==> flow/design.v <==
module cfg_count_stat  #(
    parameter DATA_WIDTH = 1 
)(
    input                     clk,
    input                     rstn,
    input                     rd_count_mode,      
    input                     sample_mode,        
    input                     rd,
    input    [DATA_WIDTH-1:0] data_in,
    input                     data_in_vld,
    input                     wr,                 
    input    [31:0]           wr_data,
    output  reg [31:0]        data_out 
);
reg [31:0] data_tmp;
reg  data_in_r;
always @ (posedge clk)
begin
    if (!rstn)
        data_in_r <= 0;
    else
        data_in_r <= data_in;
end
always @ (posedge clk)
begin
    if (!rstn)
        data_out <= 0;
    else if(rd)begin
        if (sample_mode)
            if (data_in_vld)
                data_out <= data_tmp + data_in;
            else
                data_out <= data_tmp;
        else
            data_out <= data_tmp ;
    end
end
always @ (posedge clk)
begin
    if (!rstn)
        data_tmp <= 0;
    else if (wr)
        data_tmp <= wr_data;
    else if(data_in_vld)begin
        case ({rd,rd_count_mode,sample_mode})
        3'b000: data_tmp <= data_tmp + (data_in && !data_in_r);
        3'b001: data_tmp <= data_tmp + data_in;
        3'b010: data_tmp <= data_tmp + (data_in && !data_in_r);
        3'b011: data_tmp <= data_tmp + data_in;
        3'b100: data_tmp <= 0; 
        3'b101: data_tmp <= 0;
        3'b110: data_tmp <= data_tmp + (data_in && !data_in_r);
        3'b111: data_tmp <= data_tmp + data_in;
        endcase
    end
    else if (rd && !rd_count_mode) begin
        data_tmp <= 0;
    end
end
endmodule
module cfg#(
    parameter ADDR_WIDTH = 32,
    parameter DATA_WIDTH = 32
)(
    input                             clk          ,
    input                             rstn         ,
    input        [ADDR_WIDTH - 1 : 0] addr         ,
    input        [DATA_WIDTH - 1 : 0] wdata        ,
    output  reg  [DATA_WIDTH - 1 : 0] rdata        ,
    output  reg                       rdata_vld    ,
    input                             wr           ,
    input                             rd           ,
    output  reg  [DATA_WIDTH - 1 : 0] addr_0_2     ,
    output  reg  [DATA_WIDTH - 1 : 0] addr_0_3     ,
    output  reg  [DATA_WIDTH - 1 : 0] addr_0_4     ,
    output  reg  [DATA_WIDTH - 1 : 0] addr_1_0     ,
    output  reg  [DATA_WIDTH - 1 : 0] addr_1_1     ,
    output  reg  [DATA_WIDTH - 1 : 0] addr_1_2     ,
    output  reg  [DATA_WIDTH - 1 : 0] addr_1_3     ,
    output  reg  [DATA_WIDTH - 1 : 0] addr_1_4     ,
    input        [DATA_WIDTH - 1 : 0] addr_2_0     ,
    input        [DATA_WIDTH - 1 : 0] addr_2_1     ,
    input        [DATA_WIDTH - 1 : 0] addr_2_2     ,
    input        [DATA_WIDTH - 1 : 0] addr_2_3      
);
localparam  RD_COUNT_MODE_0   = 6'h0  ;   
localparam  SAMPLE_MODE_0   = 6'h1  ;   
localparam  ADDR_0_2   = 6'h2  ;   
localparam  ADDR_0_3   = 6'h3  ;   
localparam  ADDR_0_4   = 6'h4  ;   
localparam  ADDR_1_0   = 6'h10  ;   
localparam  ADDR_1_1   = 6'h11  ;   
localparam  ADDR_1_2   = 6'h12  ;   
localparam  ADDR_1_3   = 6'h13  ;   
localparam  ADDR_1_4   = 6'h14  ;   
localparam  ADDR_2_0   = 6'h20  ;   
localparam  ADDR_2_1   = 6'h21  ;   
localparam  ADDR_2_2   = 6'h22  ;   
localparam  ADDR_2_3   = 6'h23  ;   
reg rd_count_mode;
reg sample_mode;
reg rdata_vld_r ;
reg rd_r;
reg [31:0]  addr_r;
reg [DATA_WIDTH - 1 : 0] addr_2_3_cnt;      
always @ (posedge clk)
begin
    rd_r <= rd ;
    addr_r   <= addr ;
end
always @ (posedge clk)
begin
    rdata_vld_r <= rd ;
    rdata_vld   <= rdata_vld_r ;
end
always @ (posedge clk)
begin
    if (!rstn)begin
        rd_count_mode  <= 1'h0 ;
        sample_mode  <= 1'h0 ;
        addr_0_2  <= 32'h0 ;
        addr_0_3  <= 32'h0 ;
        addr_0_4  <= 32'h0 ;
        addr_1_0  <= 32'h0 ;
        addr_1_1  <= 32'h0 ;
        addr_1_2  <= 32'h0 ;
        addr_1_3  <= 32'h0 ;
        addr_1_4  <= 32'h0 ;
    end
    else if (wr) begin
        case (addr[5:0])
            RD_COUNT_MODE_0 :
                rd_count_mode <= wdata[0] ;
            SAMPLE_MODE_0 :
                sample_mode <= wdata[0] ;
            ADDR_0_2 :
                addr_0_2 <= wdata ;
            ADDR_0_3 :
                addr_0_3 <= wdata ;
            ADDR_0_4 :
                addr_0_4 <= wdata ;
            ADDR_1_0 :
                addr_1_0 <= wdata ;
            ADDR_1_1 :
                addr_1_1 <= wdata ;
            ADDR_1_2 :
                addr_1_2 <= wdata ;
            ADDR_1_3 :
                addr_1_3 <= wdata ;
            ADDR_1_4 :
                addr_1_4 <= wdata ;
        endcase
    end
end
always @ (posedge clk)
begin
    if (!rstn) begin
        rdata <= 32'b0;
    end
    else if (rd_r) begin
        case (addr_r[5:0])
            RD_COUNT_MODE_0:
                rdata <= {31'b0,rd_count_mode};
            SAMPLE_MODE_0:
                rdata <= {31'b0,sample_mode};
            ADDR_0_2:
                rdata <= addr_0_2;
            ADDR_0_3:
                rdata <= addr_0_3;
            ADDR_0_4:
                rdata <= addr_0_4;
            ADDR_1_0:
                rdata <= addr_1_0;
            ADDR_1_1:
                rdata <= addr_1_1;
            ADDR_1_2:
                rdata <= addr_1_2;
            ADDR_1_3:
                rdata <= addr_1_3;
            ADDR_1_4:
                rdata <= addr_1_4;
            ADDR_2_0:
                rdata <= addr_2_0;
            ADDR_2_1:
                rdata <= addr_2_1;
            ADDR_2_2:
                rdata <= addr_2_2;
            ADDR_2_3:
                rdata <= addr_2_3_cnt;
            default :
                rdata <= 32'hf0f0f0f0;
        endcase
    end
end
wire addr_2_3_rd;
assign addr_2_3_rd = (addr[5:0] == ADDR_2_3 ) ? rd : 1'b0;
cfg_count_stat  addr_2_3_stat(
    .clk(clk),
    .rstn(rstn),
    .rd_count_mode(rd_count_mode),
    .sample_mode(sample_mode),
    .rd(addr_2_3_rd),
    .data_in(addr_2_3[0]),
    .data_in_vld(1'b1),
    .wr(wr && (addr[5:0] == ADDR_2_3)),
    .wr_data(wdata),
    .data_out(addr_2_3_cnt) 
);
endmodule
module cfg_test#(
    parameter DATA_WIDTH = 32
)(
    input clk,
    input rstn,
    input        [DATA_WIDTH - 1 : 0] in_0_2     ,
    input        [DATA_WIDTH - 1 : 0] in_0_3     ,
    input        [DATA_WIDTH - 1 : 0] in_0_4     ,
    input        [DATA_WIDTH - 1 : 0] in_1_0     ,
    input        [DATA_WIDTH - 1 : 0] in_1_1     ,
    input        [DATA_WIDTH - 1 : 0] in_1_2     ,
    input        [DATA_WIDTH - 1 : 0] in_1_3     ,
    input        [DATA_WIDTH - 1 : 0] in_1_4     ,
    output       [DATA_WIDTH - 1 : 0] out_2_0     ,
    output       [DATA_WIDTH - 1 : 0] out_2_1     ,
    output       [DATA_WIDTH - 1 : 0] out_2_2     ,
    output       [DATA_WIDTH - 1 : 0] out_2_3      
);
reg [18:0] cnt;
reg [31:0] reg_0_2;
reg [31:0] reg_2_0;
assign out_2_1 = 1'b1;
assign out_2_2 = 1'b0;
assign out_2_0 = reg_2_0;
always @ (posedge clk)
begin
    if (!rstn)
        reg_0_2 <= 0;
    else
        reg_0_2 <= in_0_2;
end
always @ (posedge clk)
begin
    if (!rstn)
        reg_2_0 <= 0;
    else
        reg_2_0 <= reg_0_2 + 1;
end
always @ (posedge clk)
begin
    if (!rstn)
        cnt <= 0;
    else 
        cnt <= cnt +1;
end
assign out_2_3 = (cnt <100) ? 1'b0 :1'b1;
endmodule
module cfg_test_top(
    input clk ,
    input rstn ,
    input        [32 - 1 : 0] addr         ,
    input        [32 - 1 : 0] wdata        ,
    output       [32 - 1 : 0] rdata        ,
    output                    rdata_vld    ,
    input                     wr           ,
    input                     rd            
);
wire [31:0] in_0_2   ;
wire [31:0] in_0_3   ;
wire [31:0] in_0_4   ;
wire [31:0] in_1_0   ;
wire [31:0] in_1_1   ;
wire [31:0] in_1_2   ;
wire [31:0] in_1_3   ;
wire [31:0] in_1_4   ;
wire [31:0] out_2_0  ;
wire [31:0] out_2_1  ;
wire [31:0] out_2_2  ;
wire [31:0] out_2_3  ;
cfg_test cfg_test_u0(
    .clk        ( clk       ),
    .rstn       ( rstn      ),
    .in_0_2     ( in_0_2    ),
    .in_0_3     ( in_0_3    ),
    .in_0_4     ( in_0_4    ),
    .in_1_0     ( in_1_0    ),
    .in_1_1     ( in_1_1    ),
    .in_1_2     ( in_1_2    ),
    .in_1_3     ( in_1_3    ),
    .in_1_4     ( in_1_4    ),
    .out_2_0    ( out_2_0   ),
    .out_2_1    ( out_2_1   ),
    .out_2_2    ( out_2_2   ),
    .out_2_3    ( out_2_3   )  
);
cfg cfg_u0(
    .clk          (clk         ),
    .rstn         (rstn        ),
    .addr         (addr        ),
    .wdata        (wdata       ),
    .rdata        (rdata       ),
    .rdata_vld    (rdata_vld   ),
    .wr           (wr          ),
    .rd           (rd          ),
    .addr_0_2     (in_0_2     ),
    .addr_0_3     (in_0_3     ),
    .addr_0_4     (in_0_4     ),
    .addr_1_0     (in_1_0     ),
    .addr_1_1     (in_1_1     ),
    .addr_1_2     (in_1_2     ),
    .addr_1_3     (in_1_3     ),
    .addr_1_4     (in_1_4     ),
    .addr_2_0     (out_2_0    ),
    .addr_2_1     (out_2_1    ),
    .addr_2_2     (out_2_2    ),
    .addr_2_3     (out_2_3    ) 
);
endmodule
---- Tool chain data of cfg_test_top ----
Tool output for the design above, in the order of the flow.
Line numbers count from 1 in the design file above.
Operators: Yosys type, input widths -> output width; for muxes data width and select width s.
Cell names lack the library's common part.
Not given: n/a
set-up
  top ..................................... cfg_test_top
  clock ................................... clk
  standard-cell library ................... sky130hd
  corner .................................. tt_025C_1v80

---- Elaborated design ----
Counts by Yosys on the flattened word-level netlist (proc, flatten, opt, wreduce; memories kept). Register bits leave out memories and registers merged into their read ports (data or address); mux counts leave out enables and synchronous resets folded into registers. Print and check cells are left out. Cells with the same type and inputs are merged into one.
bit counts
  bits in registers ....................... 446
  latch bits .............................. 0
  bits in writable memories ............... 0
  memory bits (read-only) ................. 0
  word width x clocked read ports ......... 0
  memories kept ........................... 0
  input bits .............................. 68
  output and inout port bits .............. 33
  cells after elaboration ................. 80
operators by class
  add/subtract/negate cells ............... 4
  $mul .................................... 0
  div/mod/pow operators ................... 0
  order comparisons ....................... 1
  equality and inequality tests ........... 30
  shifts and indexed selects .............. 0
  muxes and demuxes ....................... 6
  bitwise gates (word level) .............. 0
  reduce/logical cells .................... 19
operators with widths
  operator               count
  $pmux 32 s14           1
  $pmux 32 s3            1
  $add 32x1->32          2
  $mux 32                2
  $eq 6x5->1 const B     10
  $add 32x1->32 const B  1
  $eq 6x6->1 const B     5
  $eq 6x2->1 const B     4
  $reduce_and 2->1       10
  $add 19x1->19 const B  1
  $lt 19x7->1 const B    1
  $eq 3x3->1 const B     4
  $eq 6x1->1 const B     2
  $eq 6x3->1 const B     2
  $logic_not 6->1        2
  $eq 3x2->1 const B     2
  $reduce_or 3->1        2
  $eq 3x1->1 const B     1
  $logic_not 3->1        1
  $logic_and 1x1->1      2
  $reduce_or 2->1        1
  $mux 1                 2
  $logic_not 1->1        1

---- Depth ----
Yosys ltp: most cells in a row. Word level: on the elaborated netlist, between registers, memories and ports. Mapped: between sequential cells and ports; inverters and the memories' decode and read muxes count.
logic depth
  depth after elaboration ................. 6
  ABC_AREA ................................ 0
  mapped depth ............................ 11
  depth with buffers taken out ............ 10

---- After synthesis ----
Yosys stat after the flow's synthesis: flattened, memories mapped to cells. It holds for the ABC_AREA given above (unset counts as 0); a run with the other value may have another netlist.
The area totals of this step are shown rounded.
cells by type
  cell type  count  total area (um2)
  dfxtp_1    446    8.93E+03
  nand2_1    587    2.2E+03
  a21oi_1    284    1.42E+03
  clkbuf_1   180    675.648
  a22o_1     48     420.403
  a22oi_1    54     405.389
  xnor2_1    45     394.128
  and3_1     59     369.104
  nor2_1     88     330.317
  o21ai_0    64     320.307
  and2_1     49     306.544
  xor2_1     33     289.027
  a211oi_1   38     285.274
  nand4_1    41     256.496
  nand3_1    41     205.197
  a222oi_1   16     160.154
  nor4_1     25     156.4
  a31oi_1    24     150.144
Other cell types: 47; their cells: 230.
mapped netlist
  mapped cells ............................ 2352
  mapped area ............................. 19000 um2
  sequential part of the area ............. 8930 um2
  flip-flop cells ......................... 446
  buffers ................................. 218
By module: a second synthesis without flattening, with its own total; a netlist apart from the flattened one above.
second synthesis, totals
  cell total of the unflattened synthesis .. 2543
  area total of the unflattened synthesis .. 21000 um2
Each row is one instance without its submodules.
modules
  module          instances  cells  area (um2)  sequential area (um2)
  cfg             1          1609   13000       5970
  cfg_count_stat  1          496    4050        1300
  cfg_test        1          438    3910        1660
  cfg_test_top    1          0      0.0         0.0

---- Path before layout ----
OpenSTA on the mapped netlist: ideal clock, no wires. The path of least setup slack (recovery checks aside). Input and output delay are each 20% of the period. Register names are those of the netlist, which keeps one name where synthesis merged equal registers.
timing path after synthesis
  kind .................................... input to register
  start point ............................. in addr[3]
  end point ............................... reg cfg_u0.addr_2_3_stat.data_tmp[23]
  clock period ............................ 5000 ps
  external input delay .................... 1000 ps
  library setup time ...................... 62 ps
  launch time at the first pin ............ 1000 ps
  arrival time ............................ 2301 ps
  data required time ...................... 4938 ps
  setup slack ............................. 2637 ps
  path delay .............................. 1363 ps
  stages on the path ...................... 7
  buffers on the path ..................... 2
  period reached after synthesis .......... 2363 ps
"path delay" = arrival - input delay + setup time.
"stages on the path": output pins that drive a net of the path, with the launching flip-flop's if there is one; two outputs of one cell count as two.
"period reached after synthesis" is the clock period less the worst setup slack; recovery checks do not enter. This is arithmetic on one report: input and output delays are still those of the set period (20% each).
Between the ends stands the longest chain of elaborated cells between them, by number of cells; it is not shown to be the way that was timed. Of several equally long chains one is given.
A line is the first line of the expression or statement that the cell stems from. Yosys adds cells for indexed reads and writes and turns some case tables into memories.
At most two assigning lines are given for a register; there are more.
on the way, after synthesis
  cells stage by stage .................... nor4bb_1 buf_2 nand3_1 nor2_1 clkbuf_1 nand2_1 nand3_1
  cells in the longest elaborated chain ... 6
  elaborated cells on any way between the ends .. 16
  those cells by class .................... eq/ne: 8; mux: 3; reduce/logical: 5
ends and longest elaborated chain, after synthesis
  what             line  text
  from (decl)      260   input        [32 - 1 : 0] addr         ,
  $eq 6x6->1       196   assign addr_2_3_rd = (addr[5:0] == ADDR_2_3 ) ? rd : 1'b0;
  $mux 1           196
  $eq 3x3->1       45    case ({rd,rd_count_mode,sample_mode})
  $reduce_or 3->1  n/a
  $pmux 32 s3      45
  $mux 32          42    else if (wr)
  to (assign)      43    data_tmp <= wr_data;
  to (assign)      46    3'b000: data_tmp <= data_tmp + (data_in && !data_in_r);
  to (decl)        15    reg [31:0] data_tmp;

---- Timing after layout ----
Path of least setup slack in the final report of record 1 (OpenROAD, finished layout, wires in). Where an end is a register, its clock arrival counts in the times.
The report prints the path's times to 10 ps; the period is as set.
timing path after layout
  kind .................................... register to register
  start point ............................. reg cfg_u0.rdata_vld_r
  end point ............................... reg cfg_u0.rdata[11]
  clock period ............................ 3450 ps
  library setup time ...................... 50 ps
  launch time at the first pin ............ 570 ps
  arrival time ............................ 3240 ps
  data required time ...................... 3960 ps
  setup slack ............................. 720 ps
  stages on the path ...................... 6
  buffers on the path ..................... 2
At most two assigning lines are given for a register; there are more.
on the way, after layout
  cells stage by stage .................... dfxtp_1 clkbuf_1 nand4b_1 nor2_2 clkbuf_2 a22o_1
ends and longest elaborated chain, after layout
  what           line  text
  from (decl)    102   reg rdata_vld_r ;
  from (assign)  113   rdata_vld_r <= rd ;
  to (assign)    163   rdata <= {31'b0,rd_count_mode};
  to (assign)    165   rdata <= {31'b0,sample_mode};
  to (decl)      69    output  reg  [DATA_WIDTH - 1 : 0] rdata        ,
No chain of elaborated cells between the ends is given.

Measured data: module cfg_test_top, platform sky130hd, 4 stored runs of the flow under differing settings, order arbitrary. Input and output delays are each 20% of the period that was set; the output load is 0.01 pF.
"clock period reached": clock period set for the run, less the worst setup slack. It is reckoned from that one timing run; input and output delays stay at 20% of the period that was set.
"time of the worst setup path" is the time allowed to the run's worst setup path (the clock period less input and output delay, where it has them) less its slack. Clock arrival times count: a late capture clock shortens it, a late launch clock lengthens it.
By "total power after layout" is meant OpenSTA's value without simulated activity: inputs other than the clock are taken to toggle once in ten clock periods, and the tool carries that through the logic.
"time of the worst setup path" is given in steps of 10 ps.
The results are shown rounded.

---- record 1 ----
settings
  CORE_ASPECT_RATIO = 0.93
  CORE_UTILIZATION = 60
  CTS_CLUSTER_SIZE = 46
  GPL_TIMING_DRIVEN = 0
  MAX_ROUTING_LAYER = met4
  PLACE_DENSITY_LB_ADDON = 0.22
  SETUP_SLACK_MARGIN = 0.72
  SLEW_MARGIN = 25
  period_ns = 3.45
  CAP_MARGIN = 20
  CORE_MARGIN = 2
results
  synthesis area .......................... 19000 um2
  die size ................................ 33100 um2
  area of the standard cells in the finished layout .. 21800 um2
  utilization ............................. 70.2 %
  worst setup slack after layout .......... 717 ps
  total negative slack .................... 0 ps
  post-route worst hold slack ............. 452 ps
  total power after layout ................ 10.7 mW
  clock period reached .................... 2734 ps
  time of the worst setup path ............ 2730 ps
  worst path kind ......................... register to register

---- record 2 ----
settings
  CORE_UTILIZATION = 40
  period_ns = 5.08
  CAP_MARGIN = 20
  CORE_MARGIN = 2
  SLEW_MARGIN = 20
results
  synthesis area .......................... 19000 um2
  die size ................................ 49200 um2
  area of the standard cells in the finished layout .. 21400 um2
  utilization ............................. 45.8 %
  worst setup slack after layout .......... 2010 ps
  total negative slack .................... 0 ps
  post-route worst hold slack ............. 449 ps
  total power after layout ................ 7.12 mW
  clock period reached .................... 3070 ps
  time of the worst setup path ............ 3070 ps
  worst path kind ......................... register to register

---- record 3 ----
settings
  ABC_AREA = 0
  CELL_PAD_IN_SITES_GLOBAL_PLACEMENT = 2
  CORE_UTILIZATION = 29
  CTS_CLUSTER_DIAMETER = 31
  CTS_CLUSTER_SIZE = 91
  GPL_ROUTABILITY_DRIVEN = 0
  GPL_TIMING_DRIVEN = 1
  HOLD_SLACK_MARGIN = 0.01
  MAX_ROUTING_LAYER = met4
  PLACE_DENSITY = 0.76
  SLEW_MARGIN = 30
  period_ns = 5.0
  CAP_MARGIN = 20
  CORE_MARGIN = 2
results
  synthesis area .......................... 19000 um2
  die size ................................ 67600 um2
  area of the standard cells in the finished layout .. 24300 um2
  utilization ............................. 37.6 %
  worst setup slack after layout .......... 1850 ps
  total negative slack .................... 0 ps
  post-route worst hold slack ............. 447 ps
  total power after layout ................ 11.4 mW
  clock period reached .................... 3148 ps
  time of the worst setup path ............ 3150 ps
  worst path kind ......................... register to register

---- record 4 ----
settings
  CORE_UTILIZATION = 40
  SETUP_SLACK_MARGIN = 0.38
  period_ns = 3.58
  CAP_MARGIN = 20
  CORE_MARGIN = 2
  SLEW_MARGIN = 20
results
  synthesis area .......................... 19000 um2
  die size ................................ 49200 um2
  area of the standard cells in the finished layout .. 21800 um2
  utilization ............................. 46.5 %
  worst setup slack after layout .......... 601 ps
  total negative slack .................... 0 ps
  post-route worst hold slack ............. 393 ps
  total power after layout ................ 10.7 mW
  clock period reached .................... 2979 ps
  time of the worst setup path ............ 2980 ps
  worst path kind ......................... register to register
